==> flow/design.v <==
`timescale 1ns/1ns
module Controller(input clk, rst, start, compare, flag, output InitYin, InitW1, InitW2, InitB, InitFlag, InitAlpha, LdX1, LdX2, LdT, Select2, LdYin, LdFlag, LdAlphaT, LdW1, LdW2, LdB,ReadEn,Ready, output [1:0] Select1, Sel1, Sel2);
	reg initYin, initW1, initW2, initB, initFlag, initAlpha, ldX1, ldX2, ldT, select2, ldYin, ldFlag, ldAlphaT, ldW1, ldW2, ldB;
	reg [1:0] select1, sel1, sel2;
	reg [3:0] ns, ps;
	reg ldCnt, cntDown;
	reg readEn, ready;
	wire co;
	reg [7:0] Cout;
	always@(ps, start, co, compare, flag)begin
		ns = 4'b0;
		case(ps)
			4'b0000: begin
				ns = (start)? 4'b0001 : 4'b0000;
			  end
			4'b0001: begin
				ns = 4'b0010;
				end
			4'b0010: begin
				ns = 4'b0011;
				end
			4'b0011: begin
				ns = 4'b0100;
				end
			4'b0100: begin
				ns = 4'b0101;
				end
			4'b0101: begin
				ns = compare ? 4'b0110 : 4'b1010;
				end
			4'b0110: begin
				ns = 4'b0111;
				end
			4'b0111: begin
				ns = 4'b1000;
				end
			4'b1000: begin
				ns = 4'b1001;
				end
			4'b1001: begin
				ns = 4'b1010;
				end
			4'b1010: begin
				ns = (co == 0) ? 4'b0010 : 
				     (flag == 1) ? 4'b1011 : 
				     (flag == 0) ? 4'b0000 : 4'b1010;
				end
			4'b1011: begin
			  ns = 4'b0010;
			  end
			default: ns = 4'b0000;
		endcase
	end
	always@(ps)begin
		{initYin, initW1, initW2, initB, initFlag, ldCnt, initAlpha, ldX1, ldX2, ldT, cntDown, select2, ldYin, ldFlag, ldAlphaT, ldW1, ldW2, ldB} = 18'b0;
		readEn = 1'b0;
		ready = 1'b0;
		select1 = 2'b0;
		sel1 = 2'b0;
		sel2 = 2'b0;
		case(ps)
			4'b0000: begin
				ready = 1;
			  end
			4'b0001: begin
				initW1 = 1;
				initW2 = 1;
				initB = 1;
				initYin = 1;
				ldCnt = 1;
				initAlpha = 1;
				end
			4'b0010: begin
				ldX1 = 1;
				ldX2 = 1;
				ldT = 1;
				cntDown = 1;
				readEn = 1;
				end
			4'b0011: begin
				sel1 = 2'b00;
				sel2 = 2'b01;
				select1 = 2'b01;
				select2 = 1;
				ldYin = 1;
				end
			4'b0100: begin
				sel1 = 2'b01;
				sel2 = 2'b10;
				select1 = 2'b00;
				select2 = 1;
				ldYin = 1;
				end
			4'b0101: begin
				end
			4'b0110: begin
				sel1 = 2'b10;
				sel2 = 2'b0;
				ldAlphaT = 1;
				ldFlag = 1;
				end
			4'b0111: begin
				sel1 = 2'b11;
				sel2 = 2'b01;
				select2 = 1;
				select1 = 2'b10;
				ldW1 = 1;
				end
			4'b1000: begin
				sel1 = 2'b11;
				sel2 = 2'b10;
				select2 = 1;
				select1 = 2'b11;
				ldW2 = 1;
				end
			4'b1001: begin
				select2 = 0;
				select1 = 2'b01;
				ldB = 1;
				end
			4'b1010: begin
				end
			4'b1011: begin
			  ldCnt = 1;
			  initFlag = 1;
			  end
		endcase
	end
	always@(posedge clk,posedge rst)begin
		if(rst) ps <= 4'b0000;
		else ps <= ns;
	end
	always@(posedge clk, posedge rst)begin
	  if(rst)
	    Cout = 8'b11001000;
	  else begin
	    if(ldCnt) Cout <= 8'b11001000;
	    else if(cntDown) Cout <= Cout - 1;
	  end
  end
  assign co = ~|{Cout};
  assign InitYin = initYin;
  assign InitW1 = initW1;
  assign InitW2 = initW2;
  assign InitB = initB;
  assign InitFlag = initFlag;
  assign LdCnt = ldCnt;
  assign InitAlpha = initAlpha;
  assign LdX1 = ldX1;
  assign LdX2 = ldX2;
  assign LdT = ldT;
  assign CntDown = cntDown;
  assign Select1 = select1;
  assign Select2 = select2;
  assign LdYin = ldYin;
  assign LdFlag = ldFlag;
  assign LdAlphaT = ldAlphaT;
  assign LdW1 = ldW1;
  assign LdW2 = ldW2;
  assign LdB = ldB;
  assign Sel1 = sel1;
  assign Sel2 = sel2;
  assign ReadEn = readEn;
  assign Ready = ready;
endmodule
`timescale 1ns/1ns
module FlagReg(input clk,rst,loadData,initVal, output out);
  reg outData;
  assign out = outData;
  always@(posedge clk, posedge rst)begin
    if(rst) outData <= 1'b0;
    else
    begin
      if(initVal) outData <= 1'b0;
      else
    begin
    if (loadData) outData <= 1'b1;
    else outData <= outData;
    end
  end
  end
endmodule
`timescale 1ns/1ns
module Reg2bit(input clk,rst,loadData,initVal, input [1:0] inData, output[1:0] out);
  reg [1:0] outData;
  assign out = outData;
  always@(posedge clk, posedge rst)begin
    if(rst) outData <= 2'b0;
    else
    begin
      if(initVal) outData <= 2'b0;
      else
    begin
    if (loadData) outData <= inData;
    else outData <= outData;
    end
  end
  end
endmodule
`timescale 1ns/1ns
module Reg3bit(input clk,rst,loadData,initVal, input [2:0] inData, output[2:0] out);
  reg [2:0] outData;
  assign out = outData;
  always@(posedge clk, posedge rst)begin
    if(rst) outData <= 3'b0;
    else
    begin
      if(initVal) outData <= 3'b0;
      else
    begin
    if (loadData) outData <= inData;
    else outData <= outData;
    end
  end
  end
endmodule
`timescale 1ns/1ns
module Reg7bit(input clk,rst,loadData,initVal, input [6:0] inData, output[6:0] out);
  reg [6:0] outData;
  assign out = outData;
  always@(posedge clk, posedge rst)begin
    if(rst) outData <= 7'b0;
    else
    begin
      if(initVal) outData <= 7'b0;
      else
    begin
    if (loadData) outData <= inData;
    else outData <= outData;
    end
  end
  end
endmodule
`timescale 1ns/1ns
module Reg14bit(input clk,rst,loadData,initVal, input [13:0] inData, output[13:0] out);
  reg [13:0] outData;
  assign out = outData;
  always@(posedge clk, posedge rst)begin
    if(rst) outData <= 14'b0;
    else
    begin
      if(initVal) outData <= 14'b0;
      else
    begin
    if (loadData) outData <= inData;
    else outData <= outData;
    end
  end
  end
endmodule
`timescale 1ns/1ns
module Mux2to1(input select, input [13:0]in1,in2, output [13:0]MuxOut);
  assign MuxOut = ~select ? in1 : in2;
endmodule
`timescale 1ns/1ns
module Mux4to1(input [1:0]select, input [13:0]in1,in2,in3,in4, output [13:0]MuxOut);
  assign MuxOut = select==2'b00 ? in1 :
          select==2'b01 ? in2 :
          select==2'b10 ? in3 :
          select==2'b11 ? in4 : 14'bz;
endmodule
`timescale 1ns/1ns
module adder( input [13:0] op1, op2, output [13:0] result );
  assign result = op1 + op2;
endmodule
`timescale 1ns/1ns
module multiplier( input [13:0] op1, op2, output [13:0] result );
  wire [27:0] w;
  wire signed [13:0] operand1,operand2;
  assign operand1 = op1;
  assign operand2 = op2;
  assign w = operand1 * operand2;
  assign result = w[21:8];
endmodule
`timescale 1ns/1ns
module DataPath(input clk,rst, input [6:0] x1Data,x2Data, input [1:0] tData, input InitYin, InitW1, InitW2, InitB, InitFlag, InitAlpha, LdX1, LdX2, LdT, Select2, LdYin, LdFlag, LdAlphaT, LdW1, LdW2, LdB, input [1:0]  Select1, Sel1, Sel2, output compare, flag, output[1:0] signYin, output[13:0] w1,w2,b,Yin);
  wire [6:0] x1,x2;
  wire [1:0] t;
  wire [2:0] alpha,alphaT;
  wire [13:0] AddOut,MultOut,MultOp1,MultOp2,AddOp1,AddOp2;
  wire [13:0] castedT,castedAlphaT,castedAlpha,castedX1,castedX2;
  assign castedT = t[1] ? {4'b1111, t, 8'b0}: {4'b0, t, 8'b0};
  assign castedAlphaT = alphaT[2] ? {5'b11111, alphaT, 6'b0}: {5'b0, alphaT, 6'b0};
  assign castedAlpha = alpha[2] ? {5'b11111, alpha, 6'b0}: {5'b0, alpha, 6'b0};
  assign castedX1 = x1[6] ? {3'b111, x1, 4'b0}: {3'b0, x1, 4'b0};
  assign castedX2 = x2[6] ? {3'b111, x2, 4'b0}: {3'b0, x2, 4'b0};
  FlagReg FLAG(clk,rst,LdFlag,InitFlag, flag);
  Reg2bit T(clk,rst,LdT,1'b0,tData,t);
  Reg3bit ALPHA(clk,rst,InitAlpha,1'b0,3'b011, alpha);
  Reg3bit ALPHAT(clk,rst,LdAlphaT,1'b0,MultOut[8:6], alphaT);
  Reg7bit X1(clk,rst,LdX1,1'b0,x1Data, x1);
  Reg7bit X2(clk,rst,LdX2,1'b0,x2Data, x2);
  Reg14bit W1(clk,rst,LdW1,InitW1,AddOut, w1);
  Reg14bit W2(clk,rst,LdW2,InitW2,AddOut, w2);
  Reg14bit B (clk,rst,LdB,InitB,AddOut, b);
  Reg14bit YIN (clk,rst,LdYin,InitYin,AddOut, Yin);
  Mux4to1 MULTOP1(Sel1,w1,w2,castedT,castedAlphaT, MultOp1);
  Mux4to1 MULTOP2(Sel2,castedAlpha,castedX1,castedX2,14'b0, MultOp2);
  Mux4to1 ADDOP1(Select1,Yin,b,w1,w2, AddOp1);
  Mux2to1 ADDOP2(Select2,castedAlphaT,MultOut, AddOp2);
  multiplier MULTIPLIER(MultOp1,MultOp2, MultOut);
  adder ADDER(AddOp1,AddOp2, AddOut);
  assign compare = (Yin == 14'b0) ? 1 : (Yin[13] ^ t[1]);
  assign signYin = Yin[13] ? 2'b11 : 2'b01;  
endmodule
`timescale 1ns/1ns
module LearningMachine(input clk,rst, start, input [6:0] x1Data,x2Data, input [1:0] tData, output[1:0] signYin, output[13:0] w1,w2,b,Yin,output ReadEn, Ready);
  wire [1:0]Select1, Sel1, Sel2;
  wire  flag, InitYin, InitW1, InitW2, InitB, InitFlag, InitAlpha, LdX1, LdX2, LdT, Select2, LdYin, LdFlag, LdAlphaT, LdW1, LdW2, LdB;
  Controller controller(clk, rst, start, compare, flag, InitYin, InitW1, InitW2, InitB, InitFlag, InitAlpha, LdX1, LdX2, LdT, Select2, LdYin, LdFlag, LdAlphaT, LdW1, LdW2, LdB, ReadEn, Ready, Select1, Sel1, Sel2);
  DataPath datapath(clk,rst, x1Data,x2Data, tData, InitYin, InitW1, InitW2, InitB, InitFlag, InitAlpha, LdX1, LdX2, LdT, Select2, LdYin, LdFlag, LdAlphaT, LdW1, LdW2, LdB, Select1, Sel1, Sel2, compare, flag, signYin, w1,w2,b,Yin);
endmodule
Step by step through the tools: LearningMachine:

Tool output for the design above, in the order of the flow.
Line numbers count from 1 in the design file above.
Operators carry their Yosys type and port widths (W data, S select, Z words).
Cell names lack the library's common part.
The mark - stands for no value.

* design top: LearningMachine
* clock input: clk
* cell library: sky130hd
* timing corner: tt_025C_1v80

After elaboration:

Yosys after proc, flatten, opt, wreduce and memory -nomap, before mapping. Memory bits, and registers merged into a memory's read port (data or address), are not among the register bits. Print and check cells are not counted. Equal cells are merged and count once.
Yosys's memory passes give these memory sizes; they may raise the number of words (mostly to a power of two), join words into wider ones and drop unused or constant bits.

* word width x clocked read ports: 0
* output and inout bits: 60
* memory cells: 1
* bits in writable memories: 0
* latch bits: 0
* register bits after elaboration: 89
* bits of input ports: 19
* bits in read-only memories: 416

* multipliers: 1
* mux-type cells: 36
* div/mod/pow operators: 0
* add/subtract/negate cells: 2
* eq/ne operators: 20
* bitwise operators: 1
* shift operators: 0
* magnitude comparators: 0
* reduce/logical cells: 13

Memories
* (no name shown): words 16, width 26, rd ports 1, write ports 0, line 61 `case(ps)`

Operators by type and width (count)
* $mux W14: 25
* $mul A14 B14 Y22: 1
* $pmux W4 S11: 1
* $eq A4 B3 Y1 const B: 4
* $eq A4 B4 Y1 const B: 4
* $mux W8: 2
* $add A14 B14 Y14: 1
* $logic_not A14 Y1: 1
* $eq A2 B2 Y1 const B: 6
* $reduce_bool A2 Y1: 6
* $mux W4: 3
* $eq A4 B2 Y1 const B: 2
* $sub A8 B1 Y8 const B: 1
* $reduce_or A8 Y1: 1
* $eq A2 B1 Y1 const B: 3
* $logic_not A2 Y1: 3
* $eq A4 B1 Y1 const B: 1
* $logic_not A4 Y1: 1
* $mux W1: 4
* $reduce_or A2 Y1: 1
* $mux W2: 1
* $xor A1 B1 Y1: 1

Longest topological paths:

Yosys ltp: most cells in a row. Word level: on the elaborated netlist, between registers, memories and ports. Mapped: between sequential cells and ports; inverters and the memories' decode and read muxes count.

* word-level depth: 10
* ABC_AREA: 0
* mapped depth: 38
* gate-level depth less buffers: 35

After synthesis:

Yosys stat after the flow's synthesis: flattened, memories mapped to cells. It holds for the ABC_AREA given above (unset counts as 0); a run with the other value may have another netlist.
The area totals of this step are shown rounded.

Cells by type
* dfrtp_1: count 86, area in all 2.15E+03 um^2
* fa_1: count 84, area in all 1.68E+03 um^2
* ha_1: count 76, area in all 950.912 um^2
* nand2_1: count 195, area in all 731.952 um^2
* inv_1: count 96, area in all 360.346 um^2
* mux4_2: count 14, area in all 315.302 um^2
* o21ai_0: count 57, area in all 285.274 um^2
* xnor2_1: count 32, area in all 280.269 um^2
* nor2_1: count 66, area in all 247.738 um^2
* a21oi_1: count 42, area in all 210.202 um^2
* xor2_1: count 14, area in all 122.618 um^2
* a22o_1: count 13, area in all 113.859 um^2
* a21o_1: count 14, area in all 105.101 um^2
* clkbuf_1: count 28, area in all 105.101 um^2
* dfstp_2: count 3, area in all 78.826 um^2
* and2_1: count 12, area in all 75.072 um^2
* nand2b_1: count 10, area in all 62.56 um^2
* nor2b_1: count 10, area in all 62.56 um^2

Not listed: further types 52, cells in them 124.

* flip-flops: 89
* mapped cells: 976
* chip area (Yosys): 8950 um^2
* sequential part of the area: 2230 um^2

The figures by module come from a second, unflattened synthesis with its own total; it is not the netlist above.

* cell total of the unflattened synthesis: 1247
* area total of the unflattened synthesis: 12300 um^2

Rows give one instance, submodules left out.

Modules
* multiplier: cells 692, times used 1, area 6050 um^2
* Reg14bit: cells 46, times used 4, area 582 um^2
* Mux4to1: cells 17, times used 3, area 367 um^2
* Controller: cells 109, times used 1, area 927 um^2
* adder: cells 110, times used 1, area 749 um^2
* Reg7bit: cells 23, times used 2, area 287 um^2
* Reg3bit: cells 10, times used 2, area 120 um^2
* Mux2to1: cells 15, times used 1, area 169 um^2
* Reg2bit: cells 7, times used 1, area 81.3 um^2
* DataPath: cells 10, times used 1, area 68.8 um^2
* FlagReg: cells 3, times used 1, area 38.8 um^2
* LearningMachine: cells 0, times used 1, area 0.0 um^2

Timing after synthesis:

Source: OpenSTA report_checks on the synthesized netlist (no wires, ideal clock, input and output delay 20% of the period each), path of least setup slack; recovery checks are left aside. Register names are those of the netlist, which keeps one name where synthesis merged equal registers.

* path kind: register -> register
* start point: register controller.ps[1]
* end point: register datapath.YIN.outData[13]
* buffers on the path: 2
* delay of the path: 8064 ps
* data arrival time: 7996 ps
* clock period: 12000 ps
* path slack: 3936 ps
* stages on the path: 34
* time at the first pin: 0 ps
* required time: 11932 ps
* period reached after synthesis: 8064 ps

"delay of the path" = arrival - input delay + setup time.
"stages on the path" counts driving pins, that of a launching flip-flop among them; a cell with two outputs on the path counts twice.
"period reached after synthesis" = period - worst setup slack (recovery checks aside). The figure is calculated, with input and output delays left at 20% of the set period.
Between the ends stands the longest chain of elaborated cells between them, by number of cells; it is not shown to be the way that was timed. Of several equally long chains one is given.
A line is the first line of the expression or statement that the cell stems from. Yosys adds cells for indexed reads and writes and turns some case tables into memories.
The chain passes a memory read, where the word-level depth is cut; so it can be longer than that depth.
A register here has more assigning lines than the two given.

* path through: dfrtp_1 inv_1 ha_1 and2b_1 o21a_1 buf_2 buf_1 a22o_1 nand2_1 fa_1 inv_1 fa_1 inv_1 fa_1 inv_1 fa_1 fa_1 ha_1 ha_1 o21a_1 o31a_1 o21a_1 nor2_1 xnor2_1 mux2_2 ha_1 a21o_1 a221o_1 nand4_1 nand4b_1 a21oi_1 xor2_1 xor2_1 a32o_1
* cells in the longest elaborated chain: 11
* elaborated cells between the ends (all ways): 31
* classes of those cells: 1 x add/sub; 1 x mul; 9 x eq/ne; 15 x mux; 4 x reduce/logical; 1 x memory

Ends and longest elaborated chain, post-synthesis
* from (decl): line 5 `reg [3:0] ns, ps;`
* from (assign): line 130 `if(rst) ps <= 4'b0000;`
* from (assign): line 131 `else ps <= ns;`
* $mem_v2 Z16 W26: line 61 `case(ps)`
* $eq A2 B2 Y1: line 260 `select==2'b11 ? in4 : 14'bz;`
* $mux W14: line 260
* $mux W14: line 259 `select==2'b10 ? in3 :`
* $mux W14: line 258 `select==2'b01 ? in2 :`
* $mux W14: line 257 `assign MuxOut = select==2'b00 ? in1 :`
* $mul A14 B14 Y22: line 272 `assign w = operand1 * operand2;`
* $mux W14: line 253 `assign MuxOut = ~select ? in1 : in2;`
* $add A14 B14 Y14: line 264 `assign result = op1 + op2;`
* $mux W14: line 245 `if (loadData) outData <= inData;`
* $mux W14: line 242 `if(initVal) outData <= 14'b0;`
* to (assign): line 245
* to (assign): line 246 `else outData <= outData;`
* to (decl): line 236 `reg [13:0] outData;`

Timing after layout:

From the final timing report of flow run A: the path of least setup slack in the routed layout; clock arrival at registers is part of the times.
The path's times are printed in steps of 10 ps; the period is the one set.

* path kind: register -> register
* start point: register controller.ps[3]
* end point: register datapath.YIN.outData[13]
* clock period: 9610 ps
* time at the first pin: 360 ps
* stages on the path: 33
* data arrival time: 8160 ps
* path slack: 1750 ps
* buffers on the path: 3
* required time: 9910 ps

Between the ends stands the longest chain of elaborated cells between them, by number of cells; it is not shown to be the way that was timed. Of several equally long chains one is given.
The chain passes a memory read, where the word-level depth is cut; so it can be longer than that depth.
A register here has more assigning lines than the two given.

* path through: dfrtp_1 buf_6 inv_4 nor2_4 o21ai_4 mux2i_1 o21ai_2 clkbuf_8 nand2_1 fa_1 inv_2 fa_1 inv_2 fa_1 inv_2 fa_1 fa_1 ha_4 ha_4 o21a_1 o31a_1 o21a_2 buf_4 a31o_2 xnor2_1 o21ai_1 ha_1 nand4_1 nand4b_1 a21oi_2 xor2_2 xor2_2 a32o_1
* cells in the longest elaborated chain: 11
* elaborated cells between the ends (all ways): 31
* classes of those cells: 1 x add/sub; 1 x mul; 9 x eq/ne; 15 x mux; 4 x reduce/logical; 1 x memory

Ends and longest elaborated chain, after layout
* from (decl): line 5 `reg [3:0] ns, ps;`
* from (assign): line 130 `if(rst) ps <= 4'b0000;`
* from (assign): line 131 `else ps <= ns;`
* $mem_v2 Z16 W26: line 61 `case(ps)`
* $eq A2 B2 Y1: line 260 `select==2'b11 ? in4 : 14'bz;`
* $mux W14: line 260
* $mux W14: line 259 `select==2'b10 ? in3 :`
* $mux W14: line 258 `select==2'b01 ? in2 :`
* $mux W14: line 257 `assign MuxOut = select==2'b00 ? in1 :`
* $mul A14 B14 Y22: line 272 `assign w = operand1 * operand2;`
* $mux W14: line 253 `assign MuxOut = ~select ? in1 : in2;`
* $add A14 B14 Y14: line 264 `assign result = op1 + op2;`
* $mux W14: line 245 `if (loadData) outData <= inData;`
* $mux W14: line 242 `if(initVal) outData <= 14'b0;`
* to (assign): line 245
* to (assign): line 246 `else outData <= outData;`
* to (decl): line 236 `reg [13:0] outData;`

FLOW RESULTS
============

Below are 3 stored runs of the flow (Yosys, OpenROAD; platform sky130hd) on LearningMachine, each with its settings and what was measured, unordered. Constraints: input delay and output delay 20% of the set period each, output load 0.01 pF.
"period achieved" is the run's clock period less its worst setup slack. It is reckoned from that one timing run; input and output delays stay at 20% of the period that was set.
"time used up by the worst setup path" is the time allowed to the run's worst setup path (the clock period less input and output delay, where it has them) less its slack. Clock arrival times count: a late capture clock shortens it, a late launch clock lengthens it.
"time used up by the worst setup path" is given in steps of 10 ps.
Results are given in rounded form.

### Flow run A

Settings: `CAP_MARGIN=25`, `CELL_PAD_IN_SITES_GLOBAL_PLACEMENT=1`, `CORE_MARGIN=6`, `CORE_UTILIZATION=55`, `CTS_CLUSTER_DIAMETER=351`, `GPL_ROUTABILITY_DRIVEN=1`, `GPL_TIMING_DRIVEN=0`, `MAX_ROUTING_LAYER=met4`, `MIN_ROUTING_LAYER=met2`, `PLACE_DENSITY_LB_ADDON=0.06`, `SETUP_SLACK_MARGIN=2.22`, `TNS_END_PERCENT=55`, `period_ns=9.61`, `SLEW_MARGIN=20`

- Total die area: 19,500 um^2
- Time used up by the worst setup path: 7,860 ps
- Critical path type: register -> register
- Period achieved: 7,857 ps
- Standard-cell area after layout: 11,500 um^2
- Worst hold slack in the final report: 489 ps
- Netlist area reported by Yosys: 8,950 um^2
- Utilization: 72.7%
- Total negative slack on setup checks: 0 ps
- Setup slack of the worst path: 1,750 ps

### Flow run B

Settings: `CAP_MARGIN=25`, `CORE_ASPECT_RATIO=1.7`, `CORE_UTILIZATION=26`, `CTS_CLUSTER_SIZE=36`, `GPL_TIMING_DRIVEN=0`, `PLACE_DENSITY_LB_ADDON=0.05`, `SETUP_SLACK_MARGIN=2.59`, `TNS_END_PERCENT=10`, `period_ns=10.4`, `CORE_MARGIN=2`, `SLEW_MARGIN=20`

- Total die area: 36,000 um^2
- Time used up by the worst setup path: 7,920 ps
- Critical path type: register -> register
- Period achieved: 7,918 ps
- Standard-cell area after layout: 11,600 um^2
- Worst hold slack in the final report: 480 ps
- Netlist area reported by Yosys: 8,950 um^2
- Utilization: 34.2%
- Total negative slack on setup checks: 0 ps
- Setup slack of the worst path: 2,480 ps

### Flow run C

Settings: `CELL_PAD_IN_SITES_GLOBAL_PLACEMENT=0`, `CORE_ASPECT_RATIO=0.66`, `CORE_MARGIN=9`, `CORE_UTILIZATION=67`, `CTS_CLUSTER_DIAMETER=251`, `GPL_TIMING_DRIVEN=0`, `HOLD_SLACK_MARGIN=-0.09`, `MAX_ROUTING_LAYER=met5`, `PLACE_DENSITY_LB_ADDON=0.24`, `period_ns=13.0`, `CAP_MARGIN=20`, `SLEW_MARGIN=20`

- Total die area: 17,900 um^2
- Time used up by the worst setup path: 9,900 ps
- Critical path type: register -> register
- Period achieved: 9,899 ps
- Standard-cell area after layout: 10,300 um^2
- Worst hold slack in the final report: 478 ps
- Netlist area reported by Yosys: 8,950 um^2
- Utilization: 80.8%
- Total negative slack on setup checks: 0 ps
- Setup slack of the worst path: 3,100 ps
